==> flow/design.v <==
module bldc_esc #(parameter DATA_WIDTH = 16,parameter debounce = 3)(
  input clk,              		 
  input reset,            		 
  input pwm_en,						 
  input encoder_a,  				 
  input encoder_b,  				 
  input [DATA_WIDTH-1:0] pwm_period,	 
  input [DATA_WIDTH-1:0] period_reference,	 
  input [DATA_WIDTH-1:0] Kp_ext, 
  input [DATA_WIDTH-1:0] Ki_ext, 
  input [DATA_WIDTH-1:0] Kd_ext, 
  input override_internal_pid,		 
  output reg motor_positive,   		 
  output reg motor_negative 			 
);
  reg motor_pwm;
  reg [DATA_WIDTH-1:0] pwm_counter;
  reg [DATA_WIDTH-1:0] pwm_duty_cycle;
  reg [1:0]encoder_state;
  reg [1:0]prev_encoder_state;
  reg [1:0]pwm_direction;
  reg [DATA_WIDTH-1:0] period_speed ; 
  reg [DATA_WIDTH-1:0] speed_ctr;
  reg [DATA_WIDTH-1:0] Kp ;
  reg [DATA_WIDTH-1:0] Ki ;
  reg [DATA_WIDTH-1:0] Kd ;
  reg signed[DATA_WIDTH-1:0] error;
  reg signed[(DATA_WIDTH)-1:0] integral;
  reg signed[DATA_WIDTH-1:0] derivative;
  reg signed [(DATA_WIDTH)-1:0] pid_output;
  reg signed[DATA_WIDTH-1:0] previous_error;
  reg [2:0] encoder_a_shift_reg;
  reg encoder_a_reg;
  reg [2:0] encoder_b_shift_reg;
  reg encoder_b_reg;
 always @(posedge clk or posedge reset) begin
    if (reset) begin
        integral <= 16'b0;
        pwm_counter <= {DATA_WIDTH{1'b0}};
        encoder_state <= 2'b0;
        prev_encoder_state <= 2'b0;
        pwm_direction<=2'b00;
        motor_positive<=1'b0;
        motor_negative<=1'b0;
        Kp <= 16'd1;
        Ki <= 16'd0;
        Kd <= 16'd0;
        speed_ctr<={DATA_WIDTH{1'b0}};
        previous_error <= {DATA_WIDTH{1'b0}};
        error<=8'b0;
        period_speed <= 16'b0;
        pid_output <= 16'b0;
        derivative <= 16'b0;
        pwm_duty_cycle <= 16'b0;
        motor_pwm <= 1'b0;
        encoder_a_shift_reg <= 3'b0;
        encoder_a_reg <= 1'b0;
        encoder_b_shift_reg <= 3'b0;
        encoder_b_reg <= 1'b0;
    end 
    else begin
        encoder_a_shift_reg <= {encoder_a_shift_reg[debounce-2:0],encoder_a};
        if (encoder_a_shift_reg == {debounce{1'b0}} || encoder_a_shift_reg == {debounce{1'b1}})begin
            encoder_a_reg <= encoder_a_shift_reg[0];
        end
        encoder_b_shift_reg <= {encoder_b_shift_reg[debounce-2:0],encoder_b};
        if (encoder_b_shift_reg == {debounce{1'b0}} || encoder_b_shift_reg == {debounce{1'b1}})begin
            encoder_b_reg <= encoder_b_shift_reg[0];
        end
        pid_output <= Kp * error + Ki * integral + Kd * derivative;	 
        if(pid_output<1) begin			 
			pwm_duty_cycle<=pwm_period;
		end 
		else if (pid_output>pwm_period) begin	 
			pwm_duty_cycle<=1;
		end 
		else begin
			pwm_duty_cycle<= pid_output;	 
		end
        derivative <= error - previous_error;
        if (integral + error > 2047) begin  
            integral <= 2047;  
        end 
        else if (integral + error < -2048) begin
            integral <= -2048; 
        end 
        else begin
            integral <= integral + error;  
        end
        previous_error<=error;
        error <= period_reference - period_speed;
        motor_pwm <= (pwm_counter < pwm_duty_cycle) & pwm_en;  
        if (pwm_counter == pwm_period) begin
            pwm_counter <= 16'd0;
        end
        else begin
            pwm_counter <= pwm_counter + 1;
        end
        encoder_state <= {encoder_a_reg, encoder_b_reg};
        prev_encoder_state <= encoder_state;
        case ({encoder_state, prev_encoder_state})
            4'b0100, 4'b1101,4'b1011: begin 
                pwm_direction<=2'b10;
            end
            4'b1000,4'b1110,4'b0111: begin 
                pwm_direction<=2'b01;
            end
            4'b1100, 4'b0011, 4'b1001,4'b0110: begin 
                pwm_direction<=2'b00;
            end
            default: begin
                pwm_direction<=pwm_direction; 
            end
        endcase
        if(pwm_en==1'b0)begin
            motor_positive<=1'b0;
            motor_negative<=1'b0;
		end 
		else begin
            case(pwm_direction)
                2'b00: begin
      				if(period_reference>32767) begin  
						motor_positive<=1'b0;
						motor_negative<=motor_pwm;
					end
					else begin
						motor_positive<=motor_pwm;
						motor_negative<=1'b0;
					end
                end 
                2'b01:begin
                    motor_positive<=1'b0;
                    motor_negative<=motor_pwm;
                end
                2'b10:begin
                    motor_positive<=motor_pwm;
                    motor_negative<=1'b0;
                end
                default: begin
                    motor_positive <= 1'b0;
                    motor_negative <= 1'b0;
                end
            endcase
        end
		if(override_internal_pid) begin
			Kp<=Kp_ext;
			Ki<=Ki_ext;
			Kd<=Kd_ext;
		end 
		else begin
			Kp<=Kp;
			Ki<=Ki;
			Kd<=Kd;
		end
      if((prev_encoder_state[0]==1'b0 && encoder_a_reg==1'b1) || speed_ctr==16'h00ff) begin
            period_speed<=speed_ctr;
            speed_ctr<={DATA_WIDTH{1'b0}};
        end else begin
            speed_ctr<=speed_ctr+1;
        end
    end
 end
endmodule
Reports on bldc_esc --
The steps from the RTL of bldc_esc to its reports follow in flow order. Line numbers count from 1 in the design file above. Library cell names are shortened. A cell with - has no value.
Design: design top bldc_esc, clock port clk, cell library sky130hd, library corner tt_025C_1v80

After elaboration --
Yosys after proc, flatten, opt, wreduce and memory -nomap, before mapping. Memory bits, and registers merged into a memory's read port (data or address), are not among the register bits. Print and check cells are not counted.
Cells by class: add/sub/neg operators 8, $mul 3, divide/modulo/power cells 0, magnitude comparators 6, eq/ne operators 16, shift operators 0, muxes and demuxes 13, bitwise gates (word level) 2, reduce/logical cells 11
Operators with widths (number):
- multiplier 16 x 16 -> 16 bit | 3
- two-way mux 16 bit | 6
- adder 16 bit | 3
- adder 16 x 1 -> 16 bit with constant B | 2
- subtractor 16 bit | 2
- == test 4 bit with constant B | 6
- adder 16 x 16 -> 17 bit | 1
- greater-than comparator 17 x 12 -> 1 bit with constant B | 1
- less-than comparator 17 x 12 -> 1 bit with constant B | 1
- greater-than comparator 16 x 15 -> 1 bit with constant B | 1
- greater-than comparator 16 bit | 1
- less-than comparator 16 bit | 1
- == test 16 bit | 1
- less-than comparator 16 x 2 -> 1 bit with constant B | 1
- == test 16 x 8 -> 1 bit with constant B | 1
- == test 4 x 3 -> 1 bit with constant B | 3
- == test 3 bit with constant B | 2
- logical NOT 3 bit | 2
- OR reduction 3 bit | 2
- parallel mux 2 bit (select 3 bit) | 1
- == test 4 x 2 -> 1 bit with constant B | 1
- OR reduction 4 bit | 1
- parallel mux 1 bit (select 2 bit) | 2
- two-way mux 1 bit | 4
- logical OR 1 bit | 3
- nonzero test 3 bit | 1
- == test 2 x 1 -> 1 bit with constant B | 1
- == test 2 bit with constant B | 1
Other operator kinds: 4; their cells: 4.
Bit counts: register bits after elaboration 209, bits in latches 0, RAM bits 0, ROM bits 0, word width x clocked read ports 0, memories kept 0, output and inout bits 2, word-level cells 81

Logic depth --
Longest topological path by Yosys (ltp), each cell counted once; first at word level (registers and memories cut), then after technology mapping (sequential cells cut; the memories' decode and read muxes count).
Logic depth: depth after elaboration 4, ABC_AREA 0, gate-level depth with buffers 25

Synthesis result --
Yosys stat after the flow's synthesis: flattened, memories mapped to cells. It holds for the ABC_AREA given above (unset counts as 0); a run with the other value may have another netlist.
Cell types:
- fa_1 | number 291, total area 5.83E+03 sq um
- dfrtp_1 | number 208, total area 5.2E+03 sq um
- ha_1 | number 215, total area 2690.08 sq um
- inv_1 | number 492, total area 1.85E+03 sq um
- and2_1 | number 266, total area 1.66E+03 sq um
- xnor2_1 | number 136, total area 1.19E+03 sq um
- nand2_1 | number 203, total area 761.981 sq um
- mux2_2 | number 50, total area 563.04 sq um
- xor2_1 | number 47, total area 411.645 sq um
- nor2_1 | number 76, total area 285.274 sq um
- a21oi_1 | number 47, total area 235.226 sq um
- clkbuf_1 | number 60, total area 225.216 sq um
- o21ai_0 | number 44, total area 220.211 sq um
- nand3_1 | number 27, total area 135.13 sq um
- and3_1 | number 16, total area 100.096 sq um
- nor3_1 | number 20, total area 100.096 sq um
- o21a_1 | number 12, total area 90.086 sq um
- o22ai_1 | number 14, total area 87.584 sq um
Other cell types: 42; their cells: 140.
Mapped netlist: standard cells after synthesis 2364, mapped area 22750.6 sq um, area of sequential cells 5257.5 sq um, flip-flop cells 210, buffers 65

Timing after synthesis --
OpenSTA on the mapped netlist: ideal clock, no wires. The path of least setup slack (recovery checks aside). Input and output delay are each 20% of the period. Register names are those of the netlist, which keeps one name where synthesis merged equal registers.
Timing post-synthesis: path type reg2reg, start point register error[3], end point register pid_output[15], period 8000 ps, time at the first pin 0 ps, arrival time 6584 ps, required time 7920 ps, path slack 1336 ps, delay of the path 6664 ps, driving pins on the path 25, path buffers 1, period reached after synthesis 6664 ps
"delay of the path" = arrival - input delay + setup time. "driving pins on the path" counts driving pins, that of a launching flip-flop among them; a cell with two outputs on the path counts twice. "period reached after synthesis" is the clock period less the worst setup slack; recovery checks do not enter. This is arithmetic on one report: input and output delays are still those of the set period (20% each). Between the ends stands the longest chain of elaborated cells between them, by number of cells; it is not shown to be the way that was timed. Of several equally long chains one is given. Each line given opens the expression or statement behind the cell; cells for indexed reads and writes are added by Yosys, which also makes memories of some case tables.
On the way, post-synthesis: cells stage by stage dfrtp_1 -> clkbuf_1 -> and2_1 -> fa_1 -> inv_1 -> fa_1 -> fa_1 -> inv_1 -> fa_1 -> inv_1 -> fa_1 -> inv_1 -> fa_1 -> fa_1 -> fa_1 -> inv_1 -> fa_1 -> inv_1 -> ha_1 -> inv_1 -> o21bai_1 -> a21oi_1 -> o21ai_0 -> o41ai_1 -> xnor2_1, length of the longest elaborated chain 3, elaborated cells between the ends (all ways) 3, RTL lines with such cells 1, those cells by class add/sub: 2; mul: 1
RTL lines, path post-synthesis:
- start, declared | line 27 | reg signed[DATA_WIDTH-1:0] error;
- start, assigned | line 50 | error<=8'b0;
- start, assigned | line 91 | error <= period_reference - period_speed;
- multiplier 16 x 16 -> 16 bit | line 70 | pid_output <= Kp * error + Ki * integral + Kd * derivative;
- adder 16 bit x2 | line 70
- end, assigned | line 52 | pid_output <= 16'b0;
- end, assigned | line 70
- end, declared | line 30 | reg signed [(DATA_WIDTH)-1:0] pid_output;

Worst path after layout --
From the final timing report of record 1: the path of least setup slack in the routed layout; clock arrival at registers is part of the times. The report prints the path's times to 10 ps; the period is as set.
Timing post-layout: path type reg2reg, start point register error[3], end point register pid_output[15], period 4240 ps, time at the first pin 610 ps, arrival time 7170 ps, required time 4730 ps, path slack -2440 ps, driving pins on the path 25, path buffers 1
Between the ends stands the longest chain of elaborated cells between them, by number of cells; it is not shown to be the way that was timed. Of several equally long chains one is given.
On the way, post-layout: cells stage by stage dfrtp_2 -> buf_6 -> and2_4 -> fa_1 -> inv_2 -> fa_1 -> fa_1 -> inv_1 -> fa_1 -> inv_2 -> fa_1 -> inv_2 -> fa_1 -> fa_1 -> fa_1 -> inv_1 -> fa_1 -> inv_2 -> ha_4 -> inv_4 -> o21bai_4 -> a21oi_4 -> o21ai_2 -> o41ai_2 -> xnor2_1, length of the longest elaborated chain 3, elaborated cells between the ends (all ways) 3, RTL lines with such cells 1, those cells by class add/sub: 2; mul: 1
RTL lines, path post-layout:
- start, declared | line 27 | reg signed[DATA_WIDTH-1:0] error;
- start, assigned | line 50 | error<=8'b0;
- start, assigned | line 91 | error <= period_reference - period_speed;
- multiplier 16 x 16 -> 16 bit | line 70 | pid_output <= Kp * error + Ki * integral + Kd * derivative;
- adder 16 bit x2 | line 70
- end, assigned | line 52 | pid_output <= 16'b0;
- end, assigned | line 70
- end, declared | line 30 | reg signed [(DATA_WIDTH)-1:0] pid_output;

Wiki page: bldc_esc / flow data

Top module bldc_esc; platform sky130hd; tools Yosys and OpenROAD; 6 stored runs in no particular order. Input and output delays are each 20% of the period that was set; the output load is 0.01 pF.
"achieved clock period" means the clock period less the worst setup slack. The figure is calculated, with input and output delays left at 20% of the set period.

* Record 1 | settings: CELL_PAD_IN_SITES_DETAIL_PLACEMENT 1; CORE_ASPECT_RATIO 1.26; CORE_MARGIN 6; CORE_UTILIZATION 28; CTS_CLUSTER_DIAMETER 103; GPL_ROUTABILITY_DRIVEN 1; MAX_ROUTING_LAYER met5; MIN_ROUTING_LAYER met2; PLACE_DENSITY_LB_ADDON 0.15; SETUP_SLACK_MARGIN 0.8; TNS_END_PERCENT 55; period_ns 4.24; CAP_MARGIN 20; SLEW_MARGIN 20 | results: die size 88282.8 sq um; setup TNS -22680 ps; utilization after routing 36.1 %; setup slack of the worst path -2439 ps; achieved clock period 6679 ps; netlist area reported by Yosys 22750.6 sq um
* Record 2 | settings: ABC_AREA 1; CELL_PAD_IN_SITES_DETAIL_PLACEMENT 0; CELL_PAD_IN_SITES_GLOBAL_PLACEMENT 2; CORE_UTILIZATION 52; MAX_ROUTING_LAYER met5; MIN_ROUTING_LAYER met1; PLACE_DENSITY_LB_ADDON 0.18; SETUP_SLACK_MARGIN 0.68; SLEW_MARGIN 35; period_ns 13.0; CAP_MARGIN 20; CORE_MARGIN 2 | results: setup slack of the worst path 5681 ps; netlist area reported by Yosys 23879.2 sq um; achieved clock period 7319 ps; die size 47650.5 sq um; utilization after routing 57.8 %; setup TNS 0 ps
* Record 3 | settings: CORE_ASPECT_RATIO 1.05; CORE_MARGIN 7; CORE_UTILIZATION 68; CTS_CLUSTER_SIZE 75; GPL_TIMING_DRIVEN 0; MAX_ROUTING_LAYER met4; MIN_ROUTING_LAYER met2; PLACE_DENSITY_LB_ADDON 0.04; SETUP_SLACK_MARGIN 0.46; period_ns 9.85; CAP_MARGIN 20; SLEW_MARGIN 20 | results: setup slack of the worst path 1966 ps; utilization after routing 76.1 %; die size 38776.3 sq um; netlist area reported by Yosys 22750.6 sq um; achieved clock period 7884 ps; setup TNS 0 ps
* Record 4 | settings: CELL_PAD_IN_SITES_DETAIL_PLACEMENT 1; CELL_PAD_IN_SITES_GLOBAL_PLACEMENT 2; CORE_ASPECT_RATIO 0.89; CORE_MARGIN 10; CORE_UTILIZATION 31; CTS_CLUSTER_DIAMETER 168; GPL_ROUTABILITY_DRIVEN 1; GPL_TIMING_DRIVEN 0; HOLD_SLACK_MARGIN 0.3; MAX_ROUTING_LAYER met5; MIN_ROUTING_LAYER met2; PLACE_DENSITY_LB_ADDON 0.15; SETUP_SLACK_MARGIN 0.27; SLEW_MARGIN 0; TNS_END_PERCENT 5; period_ns 4.24; CAP_MARGIN 20 | results: setup TNS -26480 ps; achieved clock period 7192 ps; utilization after routing 37.3 %; die size 84642.7 sq um; setup slack of the worst path -2952 ps; netlist area reported by Yosys 22750.6 sq um
* Record 5 | settings: ABC_AREA 1; CORE_MARGIN 3; CORE_UTILIZATION 64; CTS_CLUSTER_DIAMETER 369; CTS_CLUSTER_SIZE 71; GPL_TIMING_DRIVEN 1; MIN_ROUTING_LAYER met1; PLACE_DENSITY_LB_ADDON 0.02; SLEW_MARGIN 25; period_ns 13.1; CAP_MARGIN 20 | results: setup TNS 0 ps; die size 39664.7 sq um; netlist area reported by Yosys 23879.2 sq um; setup slack of the worst path 5884 ps; achieved clock period 7216 ps; utilization after routing 68.8 %
* Record 6 | settings: CELL_PAD_IN_SITES_DETAIL_PLACEMENT 2; CELL_PAD_IN_SITES_GLOBAL_PLACEMENT 2; CORE_UTILIZATION 40; HOLD_SLACK_MARGIN 0.12; PLACE_DENSITY 0.72; TNS_END_PERCENT 30; period_ns 8.0; CAP_MARGIN 20; CORE_MARGIN 2; SLEW_MARGIN 20 | results: utilization after routing 45.3 %; achieved clock period 7385 ps; setup slack of the worst path 615 ps; netlist area reported by Yosys 22750.6 sq um; die size 58799.0 sq um; setup TNS 0 ps
